==> flow/design.v <==
module AudioADC
(
input rst,  
input AUD_BCLK,  
input AUD_ADCLRCK,  
input AUD_ADCDAT,  
output reg done,
output reg [31:0]digital_signal_out
);
parameter START = 3'd0, RECIEVE = 3'd1, DONE = 3'd2, ERROR = 3'd3;
reg [2:0]S, NS;
reg [4:0]bits_left;
reg [31:0]temp_data;
always @(posedge AUD_BCLK or negedge rst)
begin
	if(rst == 1'b0)
		S <= START;
	else
		S <= NS;
end
always @ (posedge AUD_BCLK or negedge rst)
begin
	if(rst == 0)
	begin
		done <= 1'b0;
		bits_left <= 5'd31;
		digital_signal_out <= 31'd0;
	end
	else		
		case(S)
			START: 
			begin
				done <= 1'b0;
				bits_left <= 5'd31;
			end
			RECIEVE:
			begin
				bits_left <= bits_left - 5'd1;
				temp_data[bits_left] <= AUD_ADCDAT;
			end	
			DONE:
			begin
				done <= 1'b1;
				bits_left <= 5'd31;			
				digital_signal_out <= temp_data;
			end	
		endcase
end
always @ (*)
begin
	case (S)
		START:
		begin
			if(AUD_ADCLRCK == 1'd1)
				NS = RECIEVE;
			else
				NS = START;
		end
		RECIEVE:
		begin
			if(bits_left == 5'd0)
				NS = DONE;
			else
				NS = RECIEVE;
		end
		DONE: NS = START;
		ERROR: NS = ERROR;
		default: NS = ERROR;
	endcase
end
endmodule
module AudioDAC
(
input rst,
input AUD_BCLK,  
input AUD_DACLRCK,  
input [31:0]digital_signal_in,
output reg done,
output reg AUD_DACDAT  
);
parameter START = 3'd0, SEND = 3'd1, DONE = 3'd2, ERROR = 3'd3;
reg [2:0]S, NS;
reg [4:0]bits_left;
reg [31:0]temp_data;
always @(posedge AUD_BCLK or negedge rst)
begin
	if(rst == 1'b0)
		S <= START;
	else
		S <= NS;
end
always @ (posedge AUD_BCLK or negedge rst)
begin
	if(rst == 0)
		begin
			done <= 1'b0;
			bits_left <= 5'd31;
			temp_data <= 32'd0;
		end
	else
		case(S)
			START:
			begin
				done <= 1'b0;
				bits_left <= 5'd31;
				temp_data <= digital_signal_in;
			end
			SEND: bits_left <= bits_left - 5'd1;
			DONE:
			begin
				done <= 1'b1;				
				bits_left <= 5'd31;
			end
		endcase
end
always @ (*)
begin
	AUD_DACDAT = temp_data[bits_left];
	case (S)
		START:
		begin
			if(AUD_DACLRCK == 1)
				NS = SEND;
			else
				NS = START;	
		end
		SEND:
		begin
			if(bits_left == 5'd0)
				NS = DONE;
			else
				NS = SEND;
		end
		DONE: NS = START;
		ERROR: NS = ERROR;
		default: NS = ERROR;
	endcase
end
endmodule
module LowPassFilter
(
input rst,
input AUDIO_CLK, 
input AUD_DACLRCK, 
input [31:0]currentADCData,
output reg [31:0]lowPassFilterOutput
);
reg [31:0]lastAudioIn;
reg [31:0]lastOutput;
wire signed [31:0]leftAudio = {{16{currentADCData[31]}}, currentADCData[31:16]};
wire signed [31:0]leftLastOutput = {{16{lastOutput[31]}}, lastOutput[31:16]};
reg signed [31:0]leftResult;
wire signed [31:0]rightAudio = { {16{currentADCData[15]}}, currentADCData[15:0]};
wire signed [31:0]rightLastOutput = {{16{lastOutput[15]}}, lastOutput[15:0]};
reg signed [31:0]rightResult;
always @ (*)
begin
	leftResult = (($signed(32'd16) * $signed(leftAudio)) / $signed(32'd141)) + (($signed(32'd125) * $signed(leftLastOutput)) / $signed(32'd141));
	rightResult = (($signed(32'd16) * $signed(rightAudio)) / $signed(32'd141)) + (($signed(32'd125) * $signed(rightLastOutput)) / $signed(32'd141));
	lowPassFilterOutput[31:16] = leftResult[15:0];
	lowPassFilterOutput[15:0] =  rightResult[15:0];
end
always @ (posedge AUDIO_CLK or negedge rst)
begin	
	if(rst == 0)
		lastOutput <= 32'd0;
	else 
		if(AUD_DACLRCK == 1'b1)
			lastOutput <= lowPassFilterOutput;
end
endmodule
module HighPassFilter
(
input rst,
input AUDIO_CLK, 
input AUD_DACLRCK,  
input [31:0]currentADCData,
output reg [31:0]highPassFilterOutput
);
reg [31:0]lastAudioIn;
reg [31:0]lastOutput;
wire signed [31:0]leftAudio = {{16{currentADCData[31]}}, currentADCData[31:16]};
wire signed [31:0]leftLastOutput = {{16{lastOutput[31]}}, lastOutput[31:16]};
wire signed [31:0]leftLastInput = { {16{lastAudioIn[31]}}, lastAudioIn[31:16]};
reg signed [31:0]leftResult;
wire signed [31:0]rightAudio = {{16{currentADCData[15]}}, currentADCData[15:0]};
wire signed [31:0]rightLastOutput = {{16{lastOutput[15]}}, lastOutput[15:0]};
wire signed [31:0]rightLastInput = {{16{lastAudioIn[15]}}, lastAudioIn[15:0]};
reg signed [31:0]rightResult;
always @ (*)
begin
	leftResult = (($signed(32'd16) * ($signed(leftLastOutput) + $signed(leftAudio) - $signed(leftLastInput))) / $signed(32'd141));
	rightResult = (($signed(32'd16) * ($signed(rightLastOutput) + $signed(rightAudio) - $signed(rightLastInput))) / $signed(32'd141));
	highPassFilterOutput[31:16] = leftResult[15:0];
	highPassFilterOutput[15:0] =  rightResult[15:0];
end
always @ (posedge AUDIO_CLK or negedge rst)
begin	
	if(rst == 0)
	begin
		lastOutput <= 32'd0;
		lastAudioIn <= 32'd0;
	end
	else 
		if(AUD_DACLRCK == 1'b1)
		begin
			lastOutput <= highPassFilterOutput;
			lastAudioIn <= currentADCData;
		end
end
endmodule
module EchoFilter
(
input rst,
input AUDIO_CLK, 
input AUD_DACLRCK, 
input [31:0]currentADCData,
output reg [31:0]echoFilterOutput
);
reg [31:0]lastAudioIn;
wire signed [31:0]leftAudio = {{16{currentADCData[31]}}, currentADCData[31:16]};
wire signed [31:0]leftLastInput = {{16{lastAudioIn[31]}}, lastAudioIn[31:16]};
reg signed [31:0]leftResult;
wire signed [31:0]rightAudio = {{16{currentADCData[15]}}, currentADCData[15:0]};
wire signed [31:0]rightLastInput = {{16{lastAudioIn[15]}}, lastAudioIn[15:0]};
reg signed [31:0]rightResult;
always @ (*)
begin
	leftResult = (($signed(32'd3) * $signed(leftLastInput)) / $signed(32'd4)) + $signed(leftAudio) ;
	rightResult = (($signed(32'd3) * $signed(rightLastInput)) / $signed(32'd4)) + $signed(rightAudio);
	echoFilterOutput[31:16] = leftResult[15:0];
	echoFilterOutput[15:0] =  rightResult[15:0];
end
always @ (posedge AUDIO_CLK or negedge rst)
begin	
	if(rst == 0)
		lastAudioIn <= 32'd0;
	else 
		if(AUD_DACLRCK == 1'b1)
			lastAudioIn <= currentADCData;
end
endmodule
module audio_core
(
	input AUD_BCLK,
	input rst,
	input [2:0]SW,
	input AUD_ADCLRCK,
	input AUD_ADCDAT,
	input AUD_DACLRCK,
	output AUD_DACDAT
);
wire DACDone;
wire ADCDone;
wire [31:0]currentADCData;
reg [31:0]currentDACData;
AudioDAC myDAC(
	rst,  
	AUD_BCLK,  
	AUD_DACLRCK,  
	currentDACData,  
	DACDone,  
	AUD_DACDAT  
);
AudioADC myADC(
	rst,  
	AUD_BCLK,  
	AUD_ADCLRCK,  
	AUD_ADCDAT,  
	ADCDone,  
	currentADCData  
);
wire [31:0]lowPassFilterOutput;
LowPassFilter lowpass(rst, AUD_BCLK, AUD_DACLRCK, currentADCData, lowPassFilterOutput);
wire [31:0]highPassFilterOutput;
HighPassFilter highpass(rst, AUD_BCLK, AUD_DACLRCK, currentADCData, highPassFilterOutput);
wire [31:0]echoFilterOutput;
EchoFilter echo(rst, AUD_BCLK, AUD_DACLRCK, currentADCData, echoFilterOutput);
always @(*)
begin
	case({SW[2], SW[1], SW[0]})
		3'b001: currentDACData = lowPassFilterOutput; 
		3'b010: currentDACData = highPassFilterOutput; 
		3'b100: currentDACData = echoFilterOutput; 
		default: currentDACData = currentADCData;
	endcase
end
endmodule
Reports on audio_core
Tool output for the design above, in the order of the flow.
Lines are those of the file above, counted from 1.
Operators carry their Yosys type and port widths (W data, S select, Z words).
Cell names lack the library's common part.
{"block": "setup", "top_module": "audio_core", "clk_port": "AUD_BCLK", "library": "sky130hd", "lib_corner": "tt_025C_1v80"}

After elaboration
Counts by Yosys on the flattened word-level netlist (proc, flatten, opt, wreduce; memories kept). Register bits leave out memories and registers merged into their read ports (data or address). Print and check cells are left out. Cells with the same type and inputs are merged into one.
{"block": "bits", "register_bits": 208, "input_bits": 8, "output_inout_bits": 1, "word_cells": 68}
{"block": "classes", "add_sub_neg": 13, "multipliers": 4, "div": 6, "eq_ne": 7, "shifts": 3, "n_mux": 9, "bitwise": 5, "n_reduce_logical": 11}
{"block": "op_table", "op": "$div A32 B9 Y32 const B", "n": 6}
{"block": "op_table", "op": "$mul A8 B16 Y24 const A", "n": 2}
{"block": "op_table", "op": "$mul A3 B16 Y19 const A", "n": 2}
{"block": "op_table", "op": "$pmux W32 S3", "n": 1}
{"block": "op_table", "op": "$add A16 B16 Y16", "n": 4}
{"block": "op_table", "op": "$sub A17 B16 Y18", "n": 2}
{"block": "op_table", "op": "$add A16 B16 Y17", "n": 2}
{"block": "op_table", "op": "$shift A1 B6 Y32", "n": 1}
{"block": "op_table", "op": "$shift A1 B6 Y32 const A", "n": 1}
{"block": "op_table", "op": "$add A16 B1 Y16", "n": 2}
{"block": "op_table", "op": "$and A32 B32 Y32", "n": 1}
{"block": "op_table", "op": "$or A32 B32 Y32", "n": 1}
{"block": "op_table", "op": "$shiftx A32 B5 Y1", "n": 1}
{"block": "op_table", "op": "$not A32 Y32", "n": 1}
{"block": "op_table", "op": "$pmux W5 S2", "n": 2}
{"block": "op_table", "op": "$pmux W3 S3", "n": 2}
{"block": "op_table", "op": "$sub A5 B1 Y5 const B", "n": 2}
{"block": "op_table", "op": "$logic_not A5 Y1", "n": 2}
{"block": "op_table", "op": "$eq A3 B1 Y1 const B", "n": 3}
{"block": "op_table", "op": "$eq A3 B2 Y1 const B", "n": 3}
{"block": "op_table", "op": "$reduce_or A2 Y1", "n": 4}
{"block": "op_table", "op": "$logic_not A3 Y1", "n": 2}
{"block": "op_table", "op": "$neg A5 Y6", "n": 1}
{"block": "op_table", "op": "$reduce_bool A2 Y1", "n": 2}
{"block": "op_table", "op": "$mux W2", "n": 2}
{"block": "op_table", "op": "$eq A3 B3 Y1 const B", "n": 1}
{"block": "op_table", "op": "$and A1 B1 Y1", "n": 2}
{"block": "op_table", "op": "$reduce_and A2 Y1", "n": 1}
{"block": "op_table", "op": "$mux W1", "n": 2}

Longest topological paths
Longest topological path by Yosys (ltp), each cell counted once; first at word level (registers and memories cut), then after technology mapping (sequential cells cut; the memories' decode and read muxes count).
{"block": "depth", "word_depth": 6, "ABC_AREA": 0, "depth_mapped": 105}

Mapped cells and area
Source: synth_stat.txt of the flow (Yosys; design flattened, memories mapped). It holds for the ABC_AREA given above (unset counts as 0); a run with the other value may have another netlist.
{"block": "synth_totals", "mapped_cells": 7529, "yosys_area_um2": 55061.6, "ff_cells": 208, "buffers": 274}
{"block": "by_type", "cell": "ha_1", "n": 332}
{"block": "by_type", "cell": "xnor2_1", "n": 474}
{"block": "by_type", "cell": "dfrtp_1", "n": 164}
{"block": "by_type", "cell": "fa_1", "n": 156}
{"block": "by_type", "cell": "nand2_1", "n": 697}
{"block": "by_type", "cell": "o21ai_0", "n": 498}
{"block": "by_type", "cell": "inv_1", "n": 637}
{"block": "by_type", "cell": "a21oi_1", "n": 458}
{"block": "by_type", "cell": "nor2_1", "n": 595}
{"block": "by_type", "cell": "mux2i_1", "n": 134}
{"block": "by_type", "cell": "mux2_2", "n": 114}
{"block": "by_type", "cell": "xor2_1", "n": 142}
{"block": "by_type", "cell": "nand3_1", "n": 226}
{"block": "by_type", "cell": "a21o_1", "n": 145}
{"block": "by_type", "cell": "nor3_1", "n": 218}
{"block": "by_type", "cell": "edfxtp_1", "n": 32}
{"block": "by_type", "cell": "a211oi_1", "n": 107}
{"block": "by_type", "cell": "clkbuf_1", "n": 206}
Not listed: further types 130, cells in them 2194.
The figures by module come from a second, unflattened synthesis with its own total; it is not the netlist above.
{"block": "unflattened", "cells_unflattened": 7526, "hier_area_um2": 57884.3}
Rows give one instance, submodules left out.
{"block": "modules", "module": "LowPassFilter", "instances": 1, "cells": 4227, "area_um2": 30626.9, "seq_area_um2": 800.8}
{"block": "modules", "module": "HighPassFilter", "instances": 1, "cells": 2304, "area_um2": 16766.1, "seq_area_um2": 1601.5}
{"block": "modules", "module": "EchoFilter", "instances": 1, "cells": 463, "area_um2": 4300.4, "seq_area_um2": 800.8}
{"block": "modules", "module": "AudioADC", "instances": 1, "cells": 252, "area_um2": 3350.7, "seq_area_um2": 1994.4}
{"block": "modules", "module": "AudioDAC", "instances": 1, "cells": 124, "area_um2": 1854.3, "seq_area_um2": 1033.5}
{"block": "modules", "module": "audio_core", "instances": 1, "cells": 156, "area_um2": 985.9, "seq_area_um2": 0.0}

Timing after synthesis
OpenSTA on the mapped netlist: ideal clock, no wires. The path of least setup slack (recovery checks aside). Input and output delay are each 20% of the period. Register names are those of the netlist, which keeps one name where synthesis merged equal registers.
{"block": "synth_timing", "kind": "reg-to-reg", "startpoint": "register lowpass.lastOutput[23]", "endpoint": "register lowpass.lastOutput[31]", "clock_period_ns": 40.0, "setup_ns": 0.090, "launch_ns": 0.000, "arrival_ns": 21.895, "t_required_ns": 39.910, "setup_slack_ns": 18.015, "path_delay_ns": 21.985, "stages": 97, "path_buffers": 5, "synth_period_reached_ns": 21.985}
"path_delay_ns" is the arrival time less input delay plus setup time.
"stages" counts driving pins, that of a launching flip-flop among them; a cell with two outputs on the path counts twice.
"synth_period_reached_ns" = period - worst setup slack (recovery checks aside). The figure is calculated, with input and output delays left at 20% of the set period.
The rows between start and end are the longest chain of elaborated cells between them; the timing report does not say that the signal goes this way. Where chains are equally long, one stands for them.
Each line given opens the expression or statement behind the cell; cells for indexed reads and writes are added by Yosys, which also makes memories of some case tables.
{"block": "synth_via", "path_cell_list": "dfrtp_1 -> inv_1 -> fa_1 -> fa_1 -> inv_1 -> fa_1 -> inv_1 -> fa_1 -> inv_1 -> ha_1 -> buf_6 -> a2111oi_4 -> a21boi_4 -> o211ai_1 -> nor4b_2 -> nand4_1 -> or3_1 -> buf_2 -> [61 not listed] -> a21oi_1 -> o21bai_1 -> a21oi_1 -> o21bai_1 -> a21oi_1 -> o21bai_1 -> a21oi_1 -> o21bai_1 -> a21oi_1 -> o21bai_1 -> a21oi_1 -> o21bai_1 -> a21oi_1 -> xnor2_1 -> xnor2_1 -> nor4_1 -> nand3_1 -> o221ai_1", "elab_chain_len": 3, "cells_between": 3, "cone_lines": 1, "cone_classes": "add/sub (1); mul (1); div (1)"}
{"block": "synth_lines", "element": "from (decl)", "line_no": 149, "rtl": "reg [31:0]lastOutput;"}
{"block": "synth_lines", "element": "from (assign)", "line_no": 166, "rtl": "lastOutput <= 32'd0;"}
{"block": "synth_lines", "element": "from (assign)", "line_no": 169, "rtl": "lastOutput <= lowPassFilterOutput;"}
{"block": "synth_lines", "element": "$mul A8 B16 Y24", "line_no": 158, "rtl": "leftResult = (($signed(32'd16) * $signed(leftAudio)) / $signed(32'd141)) + (($signed(32'd125) * $signed(leftLa ..."}
{"block": "synth_lines", "element": "$div A32 B9 Y32", "line_no": 158}
{"block": "synth_lines", "element": "$add A16 B16 Y16", "line_no": 158}
{"block": "synth_lines", "element": "to (assign)", "line_no": 166}
{"block": "synth_lines", "element": "to (assign)", "line_no": 169}
{"block": "synth_lines", "element": "to (decl)", "line_no": 149}

Path in the finished layout
Path of least setup slack in the final report of flow run A (OpenROAD, finished layout, wires in). Where an end is a register, its clock arrival counts in the times.
{"block": "layout_timing", "kind": "reg-to-reg", "startpoint": "register lowpass.lastOutput[23]", "endpoint": "register lowpass.lastOutput[31]", "clock_period_ns": 40.0, "setup_ns": 0.07, "launch_ns": 0.54, "arrival_ns": 27.99, "t_required_ns": 40.47, "setup_slack_ns": 12.48, "stages": 93, "path_buffers": 0}
The rows between start and end are the longest chain of elaborated cells between them; the timing report does not say that the signal goes this way. Where chains are equally long, one stands for them.
{"block": "layout_via", "path_cell_list": "dfrtp_1 -> inv_1 -> fa_1 -> fa_1 -> inv_1 -> fa_1 -> inv_1 -> fa_1 -> inv_1 -> ha_1 -> a2111oi_4 -> a21boi_4 -> o211ai_1 -> nor4b_2 -> nand4_1 -> or3_1 -> o311ai_4 -> inv_2 -> [57 not listed] -> a21oi_1 -> o21bai_1 -> a21oi_1 -> o21bai_1 -> a21oi_1 -> o21bai_1 -> a21oi_1 -> o21bai_1 -> a21oi_1 -> o21bai_1 -> a21oi_1 -> o21bai_1 -> a21oi_1 -> xnor2_1 -> xnor2_1 -> nor4_1 -> nand3_1 -> o221ai_1", "elab_chain_len": 3, "cells_between": 3, "cone_lines": 1, "cone_classes": "add/sub (1); mul (1); div (1)"}
{"block": "layout_lines", "element": "from (decl)", "line_no": 149, "rtl": "reg [31:0]lastOutput;"}
{"block": "layout_lines", "element": "from (assign)", "line_no": 166, "rtl": "lastOutput <= 32'd0;"}
{"block": "layout_lines", "element": "from (assign)", "line_no": 169, "rtl": "lastOutput <= lowPassFilterOutput;"}
{"block": "layout_lines", "element": "$mul A8 B16 Y24", "line_no": 158, "rtl": "leftResult = (($signed(32'd16) * $signed(leftAudio)) / $signed(32'd141)) + (($signed(32'd125) * $signed(leftLa ..."}
{"block": "layout_lines", "element": "$div A32 B9 Y32", "line_no": 158}
{"block": "layout_lines", "element": "$add A16 B16 Y16", "line_no": 158}
{"block": "layout_lines", "element": "to (assign)", "line_no": 166}
{"block": "layout_lines", "element": "to (assign)", "line_no": 169}
{"block": "layout_lines", "element": "to (decl)", "line_no": 149}

==> results <==
Module audio_core, platform sky130hd: 6 stored runs of the flow (Yosys, OpenROAD) with differing settings, in no particular order. Input and output delays are each 20% of the period that was set; the output load is 0.01 pF.
"timing.worst_path_ns" means the part of the period allowed to the worst setup path (the constraints hold back 20% at inputs and 20% at outputs) less its slack; where the path has registers, the arrival times of their clocks count too.

{"run": "flow run A", "settings": { "CELL_PAD_IN_SITES_DETAIL_PLACEMENT": 1, "CORE_ASPECT_RATIO": 1.07, "CORE_UTILIZATION": 19, "CTS_CLUSTER_DIAMETER": 149, "CTS_CLUSTER_SIZE": 46, "GPL_ROUTABILITY_DRIVEN": 1, "HOLD_SLACK_MARGIN": 0.12, "MIN_ROUTING_LAYER": "met2", "SETUP_SLACK_MARGIN": 5.0, "period_ns": 40.0, "CAP_MARGIN": 20, "CORE_MARGIN": 2, "SLEW_MARGIN": 20 }, "results": { "tns_setup_ns": 0.000, "synthArea_um2": 55061.6, "timing.worst_path_ns": 27.52, "path_kind": "reg-to-reg", "layout_utilization_frac": 0.206, "final_hold_ws_ns": 0.460, "timing.setup.ws_ns": 12.484, "final_die_area_um2": 294121.0 }}
{"run": "flow run B", "settings": { "SETUP_SLACK_MARGIN": 1.69, "period_ns": 27.7, "CAP_MARGIN": 20, "CORE_MARGIN": 2, "CORE_UTILIZATION": 40, "SLEW_MARGIN": 20 }, "results": { "tns_setup_ns": 0.000, "synthArea_um2": 55061.6, "timing.worst_path_ns": 24.39, "path_kind": "reg-to-reg", "layout_utilization_frac": 0.425, "final_hold_ws_ns": 0.464, "timing.setup.ws_ns": 3.312, "final_die_area_um2": 140636.0 }}
{"run": "flow run C", "settings": { "CELL_PAD_IN_SITES_DETAIL_PLACEMENT": 2, "CORE_ASPECT_RATIO": 1.11, "CORE_UTILIZATION": 21, "CTS_CLUSTER_DIAMETER": 320, "MIN_ROUTING_LAYER": "met2", "PLACE_DENSITY_LB_ADDON": 0.22, "SLEW_MARGIN": 10, "period_ns": 48.8, "CAP_MARGIN": 20, "CORE_MARGIN": 2 }, "results": { "tns_setup_ns": 0.000, "synthArea_um2": 55061.6, "timing.worst_path_ns": 28.85, "path_kind": "reg-to-reg", "layout_utilization_frac": 0.229, "final_hold_ws_ns": 0.453, "timing.setup.ws_ns": 19.947, "final_die_area_um2": 266316.0 }}
{"run": "flow run D", "settings": { "ABC_AREA": 1, "CAP_MARGIN": 0, "CELL_PAD_IN_SITES_DETAIL_PLACEMENT": 0, "CORE_ASPECT_RATIO": 1.17, "CORE_MARGIN": 10, "CORE_UTILIZATION": 37, "CTS_CLUSTER_DIAMETER": 200, "CTS_CLUSTER_SIZE": 96, "GPL_ROUTABILITY_DRIVEN": 0, "MAX_ROUTING_LAYER": "met4", "PLACE_DENSITY_LB_ADDON": 0.03, "SLEW_MARGIN": 35, "TNS_END_PERCENT": 20, "period_ns": 16.0 }, "results": { "tns_setup_ns": -83.187, "synthArea_um2": 49987.9, "timing.worst_path_ns": 18.59, "path_kind": "reg-to-reg", "layout_utilization_frac": 0.523, "final_hold_ws_ns": 0.351, "timing.setup.ws_ns": -2.591, "final_die_area_um2": 150249.0 }}
{"run": "flow run E", "settings": { "CELL_PAD_IN_SITES_DETAIL_PLACEMENT": 0, "CORE_UTILIZATION": 62, "CTS_CLUSTER_DIAMETER": 276, "GPL_TIMING_DRIVEN": 0, "MIN_ROUTING_LAYER": "met1", "PLACE_DENSITY_LB_ADDON": 0.13, "SETUP_SLACK_MARGIN": -1.48, "SLEW_MARGIN": 15, "TNS_END_PERCENT": 95, "period_ns": 47.6, "CAP_MARGIN": 20, "CORE_MARGIN": 2 }, "results": { "tns_setup_ns": 0.000, "synthArea_um2": 55061.6, "timing.worst_path_ns": 26.43, "path_kind": "reg-to-reg", "layout_utilization_frac": 0.652, "final_hold_ws_ns": 0.476, "timing.setup.ws_ns": 21.170, "final_die_area_um2": 91210.0 }}
{"run": "flow run F", "settings": { "ABC_AREA": 1, "CAP_MARGIN": 15, "CELL_PAD_IN_SITES_DETAIL_PLACEMENT": 0, "CELL_PAD_IN_SITES_GLOBAL_PLACEMENT": 2, "CORE_MARGIN": 8, "CORE_UTILIZATION": 37, "GPL_ROUTABILITY_DRIVEN": 0, "GPL_TIMING_DRIVEN": 1, "PLACE_DENSITY_LB_ADDON": 0.22, "period_ns": 26.4, "SLEW_MARGIN": 20 }, "results": { "tns_setup_ns": 0.000, "synthArea_um2": 49987.9, "timing.worst_path_ns": 22.50, "path_kind": "reg-to-reg", "layout_utilization_frac": 0.389, "final_hold_ws_ns": 0.462, "timing.setup.ws_ns": 3.898, "final_die_area_um2": 147118.0 }}
